==> flow/design.v <==
`timescale 1ns / 1ps
module cordic_sin_cos#(
 parameter OUT_WIDTH = 16,
 parameter OUT_REGISTER_EN = 1,
 parameter K = 16'h4DBA
)(
 input                       clk,
 input                       rst_n,
 input  [19:0]               angle,
 output [OUT_WIDTH-1:0]      cos_o,
 output [OUT_WIDTH-1:0]      sin_o
    );
    localparam OUT_WIDTH_EXP = 4;
    localparam K_EXP = {K,{OUT_WIDTH_EXP{1'b0}}};
    localparam ITERATION_NUM = OUT_WIDTH;
    localparam [16*21-1:0] actan_table =  { 21'h20000,21'h12E40,21'h09FB4,21'h05111,
                                            21'h028B1,21'h0145D,21'h00A2F,21'h00518,
                                            21'h0028C,21'h00146,21'h000A3,21'h00051,
                                            21'h00029,21'h00014,21'h0000A,21'h00005};
    reg  signed [OUT_WIDTH+OUT_WIDTH_EXP:0]   real_x[0:ITERATION_NUM];
    reg  signed [OUT_WIDTH+OUT_WIDTH_EXP:0]   imag_y[0:ITERATION_NUM];
    reg  signed [20:0]                        angl_z[0:ITERATION_NUM];
    wire        [1:0]                         quadrant;
    reg  signed [OUT_WIDTH+OUT_WIDTH_EXP:0]   init_x;
    reg  signed [OUT_WIDTH+OUT_WIDTH_EXP:0]   init_y;
    reg  signed [20:0]                        init_z;
    assign quadrant = angle[19:18];
    always @(quadrant,angle) begin
        case (quadrant)
            2'b00:begin
                init_x = K_EXP;
                init_y = 0;
                init_z = {1'b0,angle};
            end
            2'b01:begin
                init_x = -K_EXP;
                init_y = 0;
                init_z = {3'b111,angle[17:0]};
            end
            2'b10: begin
                init_x = -K_EXP;
                init_y = 0;
                init_z = {3'b000,angle[17:0]};
            end
            2'b11:begin
                init_x = K_EXP;
                init_y = 0;
                init_z = {1'b1,angle};
            end
            default:begin
                init_x = 0;
                init_y = 0;
                init_z = 0;
            end
        endcase
    end
    always@(posedge clk or negedge rst_n)  
    begin
        if(rst_n == 1'b0)begin
            real_x[0] <= 'h0;
            imag_y[0] <= 'h0;
            angl_z[0] <= 'h0;
        end else begin
            real_x[0] <= init_x;
            imag_y[0] <= init_y;
            angl_z[0] <= init_z;
        end
    end
    genvar i;
    generate
        for (i = 1 ; i <= ITERATION_NUM; i= i + 1)
        begin: iter
                always@(posedge clk or negedge rst_n)  
                    begin
                        if(rst_n == 1'b0)begin
                            real_x[i] <= 'h0;
                            imag_y[i] <= 'h0;
                            angl_z[i] <= 'h0;
                        end else if(angl_z[i-1][20]==1'b1)begin  
                            real_x[i] <= real_x[i-1] + ( imag_y[i-1]>>>(i-1) );
                            imag_y[i] <= imag_y[i-1] - ( real_x[i-1]>>>(i-1) );
                            angl_z[i] <= angl_z[i-1] + $signed(actan_table[(21*(16-i+1)-1)-:21]);
                        end else begin
                            real_x[i] <= real_x[i-1] - ( imag_y[i-1]>>>(i-1) );
                            imag_y[i] <= imag_y[i-1] + ( real_x[i-1]>>>(i-1) );
                            angl_z[i] <= angl_z[i-1] - $signed(actan_table[(21*(16-i+1)-1)-:21]);
                        end
                    end
        end
    endgenerate
    wire [OUT_WIDTH:0]   real_x_cut;
    wire [OUT_WIDTH:0]   imag_y_cut;
    reg  [OUT_WIDTH-1:0] cos_over_pro;
    reg  [OUT_WIDTH-1:0] sin_over_pro;
    assign real_x_cut = real_x[ITERATION_NUM][OUT_WIDTH+OUT_WIDTH_EXP:OUT_WIDTH_EXP];
    assign imag_y_cut = imag_y[ITERATION_NUM][OUT_WIDTH+OUT_WIDTH_EXP:OUT_WIDTH_EXP];
    always@(*)begin
            case(real_x_cut[OUT_WIDTH:OUT_WIDTH-1])
                2'b00:cos_over_pro = real_x_cut[OUT_WIDTH-1:0];
                2'b01:cos_over_pro = {1'b0,{(OUT_WIDTH-1){1'b1}}};
                2'b10:cos_over_pro = {1'b1,{(OUT_WIDTH-2){1'b0}},1'b1};
                2'b11:cos_over_pro = real_x_cut[OUT_WIDTH-1:0];
                default:cos_over_pro = real_x_cut[OUT_WIDTH-1:0];
            endcase
    end
    always@(*)begin
            case(imag_y_cut[OUT_WIDTH:OUT_WIDTH-1])
                2'b00:sin_over_pro = imag_y_cut[OUT_WIDTH-1:0];
                2'b01:sin_over_pro = {1'b0,{(OUT_WIDTH-1){1'b1}}};
                2'b10:sin_over_pro = {1'b1,{(OUT_WIDTH-2){1'b0}},1'b1};
                2'b11:sin_over_pro = imag_y_cut[OUT_WIDTH-1:0];
                default:sin_over_pro = imag_y_cut[OUT_WIDTH-1:0];
            endcase
    end
    generate if (OUT_REGISTER_EN == 1'b1) begin:reg_out
        reg [OUT_WIDTH-1:0] cos_r;
        reg [OUT_WIDTH-1:0] sin_r;
        always@(posedge clk or negedge rst_n) begin
            if(rst_n == 1'b0)begin
                cos_r <= 'h0;
                sin_r <= 'h0;
            end else begin
                cos_r <= cos_over_pro;
                sin_r <= sin_over_pro;
            end
        end
        assign cos_o = cos_r;
        assign sin_o = sin_r;
    end else begin:no_reg_out
        assign cos_o = cos_over_pro;
        assign sin_o = sin_over_pro;
    end
    endgenerate
endmodule
`timescale 1ns / 1ps
module cordic_dds #(
 parameter OUT_WIDTH = 16,
 parameter OUT_REGISTER_EN = 1,
 parameter FREQ_WORD_INIITIAL = 32'h6D3A06,  
 parameter PHASE_WORD_INIITIAL = 0,
 parameter K = 16'h4DBA
)(
 input                      clk,
 input                      rst_n,
 input                      cfg_vld,
 input      [31:0]          cfg_freq_word,
 input      [31:0]          cfg_phase_word,
 output reg                 sig_vld_o,
 output     [OUT_WIDTH-1:0] sin_o,
 output     [OUT_WIDTH-1:0] cos_o
    );
 localparam PRO_DELAY = OUT_WIDTH + OUT_REGISTER_EN;
 reg [31:0] phase_accum;  
 reg [31:0] add_freq_wd;
 reg [4:0]  pro_cnt;
 always@(posedge clk or negedge rst_n)  
 begin
     if(rst_n == 1'b0)begin
         phase_accum <= PHASE_WORD_INIITIAL;
         add_freq_wd <= FREQ_WORD_INIITIAL;
     end else if(cfg_vld == 1'b1)begin 
         phase_accum <= cfg_phase_word;
         add_freq_wd <= cfg_freq_word;
     end else begin
         phase_accum <=  phase_accum + add_freq_wd;
     end
 end
 always@(posedge clk or negedge rst_n)  
 begin
     if(rst_n == 1'b0)begin
         pro_cnt <= 'h0;
         sig_vld_o <= 1'b0;
     end else if(pro_cnt == PRO_DELAY) begin
         pro_cnt <=  pro_cnt;
         sig_vld_o <= 1'b1;
     end else begin
         pro_cnt <=  pro_cnt + 1'b1;
         sig_vld_o <= 1'b0;
     end
 end
 cordic_sin_cos #(
 .OUT_WIDTH (OUT_WIDTH),
 .OUT_REGISTER_EN(OUT_REGISTER_EN),
 .K(K)
 )cordic_sin_cos_inst(
 .clk    (clk),
 .rst_n  (rst_n),
 .angle  (phase_accum[31:12]),
 .cos_o  (cos_o),
 .sin_o  (sin_o)
  );
endmodule
======== Reports on cordic_dds ========
What the tools print for cordic_dds, step after step.
Lines are those of the file above, counted from 1.
A cell with -- has no value.
design
  design top .............................. cordic_dds
  clock ................................... clk
  standard-cell library ................... sky130hd
  timing corner ........................... tt_025C_1v80

======== Elaborated design ========
Source: Yosys, flattened and elaborated. Widths are those after wreduce; folded enables and synchronous resets count as part of the registers. Registers that Yosys merges into a memory's read port (data or address) are not register bits. Print and check cells do not count. Equal cells are merged and count once.
operators by class
  reductions and logical operators ........ 8
  $add $sub $neg .......................... 95
  equal/unequal tests ..................... 10
  muxes and demuxes ....................... 54
operators by type and width
  cell                            count
  two-way mux 21 bit              48
  case mux 16 bit (select 3 bit)  2
  case mux 21 bit (select 4 bit)  1
  adder 21 x 10 -> 21 bit         2
  subtractor 21 x 10 -> 21 bit    2
  adder 21 x 11 -> 21 bit         2
  subtractor 21 x 11 -> 21 bit    2
  adder 21 x 12 -> 21 bit         2
  subtractor 21 x 12 -> 21 bit    2
  adder 21 x 13 -> 21 bit         2
  subtractor 21 x 13 -> 21 bit    2
  adder 21 x 14 -> 21 bit         2
  subtractor 21 x 14 -> 21 bit    2
  adder 21 x 15 -> 21 bit         2
  subtractor 21 x 15 -> 21 bit    2
  adder 21 x 16 -> 21 bit         2
  subtractor 21 x 16 -> 21 bit    2
  adder 21 x 17 -> 21 bit         2
  subtractor 21 x 17 -> 21 bit    2
  adder 21 x 18 -> 21 bit         2
  subtractor 21 x 18 -> 21 bit    2
  adder 21 x 19 -> 21 bit         2
  subtractor 21 x 19 -> 21 bit    2
  adder 21 x 20 -> 21 bit         2
  subtractor 21 x 20 -> 21 bit    2
  subtractor 21 bit               2
  adder 21 x 6 -> 21 bit          2
  subtractor 21 x 6 -> 21 bit     2
Other operator kinds: 48; their cells: 66.
bit counts
  cells after elaboration ................. 223
  output and inout port bits .............. 33
  register bits ........................... 1152

======== Depth ========
Longest topological path by Yosys (ltp), each cell counted once; first at word level (registers and memories cut), then after technology mapping (sequential cells cut; the memories' decode and read muxes count).
logic depth
  depth in word-level cells ............... 3
  ABC_AREA ................................ 0
  depth in mapped cells ................... 17

======== After synthesis ========
Yosys stat after the flow's synthesis: flattened, memories mapped to cells. It holds for the ABC_AREA given above (unset counts as 0); a run with the other value may have another netlist.
The area totals of this step are shown rounded.
mapped netlist
  buffer cells ............................ 119
  mapped flip-flops ....................... 1041
  cell count .............................. 8052
  sequential area ......................... 26100 sq um
  mapped area ............................. 75200 sq um
cell types
  cell                       count
  sky130_fd_sc_hd__dfrtp_1   1030
  sky130_fd_sc_hd__ha_1      975
  sky130_fd_sc_hd__xnor2_1   691
  sky130_fd_sc_hd__a21oi_1   797
  sky130_fd_sc_hd__xor2_1    326
  sky130_fd_sc_hd__nor2_1    669
  sky130_fd_sc_hd__a21o_1    302
  sky130_fd_sc_hd__o21ai_0   396
  sky130_fd_sc_hd__inv_1     457
  sky130_fd_sc_hd__nand2_1   443
  sky130_fd_sc_hd__nor3_1    257
  sky130_fd_sc_hd__mux2_2    79
  sky130_fd_sc_hd__fa_1      40
  sky130_fd_sc_hd__nand3_1   147
  sky130_fd_sc_hd__o21bai_1  96
  sky130_fd_sc_hd__o21a_1    81
  sky130_fd_sc_hd__mux2i_1   60
  sky130_fd_sc_hd__nand2b_1  84
Not listed: further types 71, cells in them 1122.
By module: a second synthesis without flattening, with its own total; a netlist apart from the flattened one above.
second synthesis, totals
  cells (unflattened synthesis) ........... 7977
  area total of the unflattened synthesis .. 75600 sq um
Each row is one instance without its submodules.
modules
  module          area (sq um)  instances  seq. area (sq um)  cells
  cordic_sin_cos  71000         1          24300              7517
  cordic_dds      4510          1          1770               460

======== Timing after synthesis ========
Path of least setup slack by OpenSTA after synthesis, without wires, with an ideal clock, recovery checks aside; 20% of the period is set as input and as output delay. Where synthesis merged equal registers, the netlist keeps one of their names.
path post-synthesis
  path type ............................... flip-flop to flip-flop
  start point ............................. register cordic_sin_cos_inst.angl_z[6][20]
  end point ............................... register cordic_sin_cos_inst.imag_y[7][17]
  driving pins on the path ................ 14
  library setup time ...................... 0.090 ns
  path buffers ............................ 2
  required time ........................... 4.910 ns
  clock period ............................ 5.0 ns
  setup slack ............................. 1.468 ns
  arrival time ............................ 3.442 ns
  delay of the path ....................... 3.532 ns
  launch time at the first pin ............ 0.000 ns
  synthesis period reached ................ 3.532 ns
"delay of the path" = arrival - input delay + setup time.
"driving pins on the path": output pins that drive a net of the path, with the launching flip-flop's if there is one; two outputs of one cell count as two.
"synthesis period reached" = period - worst setup slack (recovery checks aside). The figure is calculated, with input and output delays left at 20% of the set period.
Between the ends stands the longest chain of elaborated cells between them, by number of cells; it is not shown to be the way that was timed. Of several equally long chains one is given.
A line is the first line of the expression or statement that the cell stems from. Yosys adds cells for indexed reads and writes and turns some case tables into memories.
At most two assigning lines are given for a register; there are more.
on the way, post-synthesis
  cell sequence ........................... sky130_fd_sc_hd__dfrtp_1 -> sky130_fd_sc_hd__clkbuf_1 -> sky130_fd_sc_hd__clkbuf_1 -> sky130_fd_sc_hd__mux2i_1 -> sky130_fd_sc_hd__ha_1 -> sky130_fd_sc_hd__nor2b_1 -> sky130_fd_sc_hd__o21ai_0 -> sky130_fd_sc_hd__a21boi_0 -> sky130_fd_sc_hd__o21ai_1 -> sky130_fd_sc_hd__a211oi_1 -> sky130_fd_sc_hd__o32ai_1 -> sky130_fd_sc_hd__o31ai_1 -> sky130_fd_sc_hd__a2111o_1 -> sky130_fd_sc_hd__o2111ai_1
  cells in the longest elaborated chain ... 1
  elaborated cells on any way between the ends .. 1
ends and longest elaborated chain, post-synthesis
  what                RTL line  RTL
  start: declaration  22        reg  signed [20:0]                        angl_z[0:ITERATION_NUM];
  start: assignment   82        angl_z[i] <= angl_z[i-1] + $signed(actan_table[(21*(16-i+1)-1)-:21]);
  start: assignment   86        angl_z[i] <= angl_z[i-1] - $signed(actan_table[(21*(16-i+1)-1)-:21]);
  two-way mux 21 bit  79        end else if(angl_z[i-1][20]==1'b1)begin
  end: assignment     81        imag_y[i] <= imag_y[i-1] - ( real_x[i-1]>>>(i-1) );
  end: assignment     85        imag_y[i] <= imag_y[i-1] + ( real_x[i-1]>>>(i-1) );
  end: declaration    21        reg  signed [OUT_WIDTH+OUT_WIDTH_EXP:0]   imag_y[0:ITERATION_NUM];

======== Timing after layout ========
Path of least setup slack in the final report of stored run 2 (OpenROAD, finished layout, wires in). Where an end is a register, its clock arrival counts in the times.
path post-layout
  path type ............................... flip-flop to flip-flop
  start point ............................. register cordic_sin_cos_inst.real_x[6][8]
  end point ............................... register cordic_sin_cos_inst.imag_y[7][17]
  arrival time ............................ 4.50 ns
  launch time at the first pin ............ 0.78 ns
  required time ........................... 5.04 ns
  driving pins on the path ................ 14
  library setup time ...................... 0.09 ns
  setup slack ............................. 0.54 ns
  path buffers ............................ 1
  clock period ............................ 4.35 ns
Between the ends stands the longest chain of elaborated cells between them, by number of cells; it is not shown to be the way that was timed. Of several equally long chains one is given.
At most two assigning lines are given for a register; there are more.
on the way, post-layout
  cell sequence ........................... sky130_fd_sc_hd__dfrtp_1 -> sky130_fd_sc_hd__nor2_1 -> sky130_fd_sc_hd__nor4b_1 -> sky130_fd_sc_hd__nor2_1 -> sky130_fd_sc_hd__xnor2_1 -> sky130_fd_sc_hd__ha_1 -> sky130_fd_sc_hd__or2_2 -> sky130_fd_sc_hd__a21oi_1 -> sky130_fd_sc_hd__a211oi_1 -> sky130_fd_sc_hd__o32ai_1 -> sky130_fd_sc_hd__buf_4 -> sky130_fd_sc_hd__o31ai_1 -> sky130_fd_sc_hd__a2111o_1 -> sky130_fd_sc_hd__o2111ai_1
  cells in the longest elaborated chain ... 2
  elaborated cells on any way between the ends .. 3
ends and longest elaborated chain, post-layout
  what                     RTL line  RTL
  start: declaration       20        reg  signed [OUT_WIDTH+OUT_WIDTH_EXP:0]   real_x[0:ITERATION_NUM];
  start: assignment        80        real_x[i] <= real_x[i-1] + ( imag_y[i-1]>>>(i-1) );
  start: assignment        84        real_x[i] <= real_x[i-1] - ( imag_y[i-1]>>>(i-1) );
  adder 21 x 15 -> 21 bit  85        imag_y[i] <= imag_y[i-1] + ( real_x[i-1]>>>(i-1) );
  two-way mux 21 bit       79        end else if(angl_z[i-1][20]==1'b1)begin
  end: assignment          81        imag_y[i] <= imag_y[i-1] - ( real_x[i-1]>>>(i-1) );
  end: assignment          85
  end: declaration         21        reg  signed [OUT_WIDTH+OUT_WIDTH_EXP:0]   imag_y[0:ITERATION_NUM];

Flow measurements of cordic_dds on sky130hd: 2 stored runs with different settings, listed in no order. Input and output delays are each 20% of the period that was set; the output load is 0.01 pF.
By "achieved period" is meant the clock period of the run minus its worst setup slack. This is arithmetic on one report: input and output delays are still those of the set period (20% each).
"time on the worst setup path" means the part of the period allowed to the worst setup path (the constraints hold back 20% at inputs and 20% at outputs) less its slack; where the path has registers, the arrival times of their clocks count too.
Results are given in rounded form.

---- stored run 1 ----
settings
  ABC_AREA = 0
  CAP_MARGIN = 5
  CELL_PAD_IN_SITES_DETAIL_PLACEMENT = 1
  CELL_PAD_IN_SITES_GLOBAL_PLACEMENT = 1
  CORE_ASPECT_RATIO = 1.11
  CORE_MARGIN = 3
  CORE_UTILIZATION = 68
  CTS_CLUSTER_DIAMETER = 270
  CTS_CLUSTER_SIZE = 55
  GPL_TIMING_DRIVEN = 1
  MAX_ROUTING_LAYER = met4
  MIN_ROUTING_LAYER = met2
  PLACE_DENSITY_LB_ADDON = 0.06
  SETUP_SLACK_MARGIN = 0.1
  period_ns = 4.64
  SLEW_MARGIN = 20
results
  stopped before the end: routing reported GRT-0116

---- stored run 2 ----
settings
  CORE_UTILIZATION = 40
  SETUP_SLACK_MARGIN = 0.35
  period_ns = 4.35
  CAP_MARGIN = 20
  CORE_MARGIN = 2
  SLEW_MARGIN = 20
results
  netlist area reported by Yosys .......... 75200 sq um
  time on the worst setup path ............ 3.81 ns
  critical path kind ...................... flip-flop to flip-flop
  area inside the die boundary ............ 191000 sq um
  worst slack on setup checks ............. 0.541 ns
  achieved period ......................... 3.809 ns
  total negative slack .................... 0.000 ns
  standard-cell area after layout ......... 84500 sq um
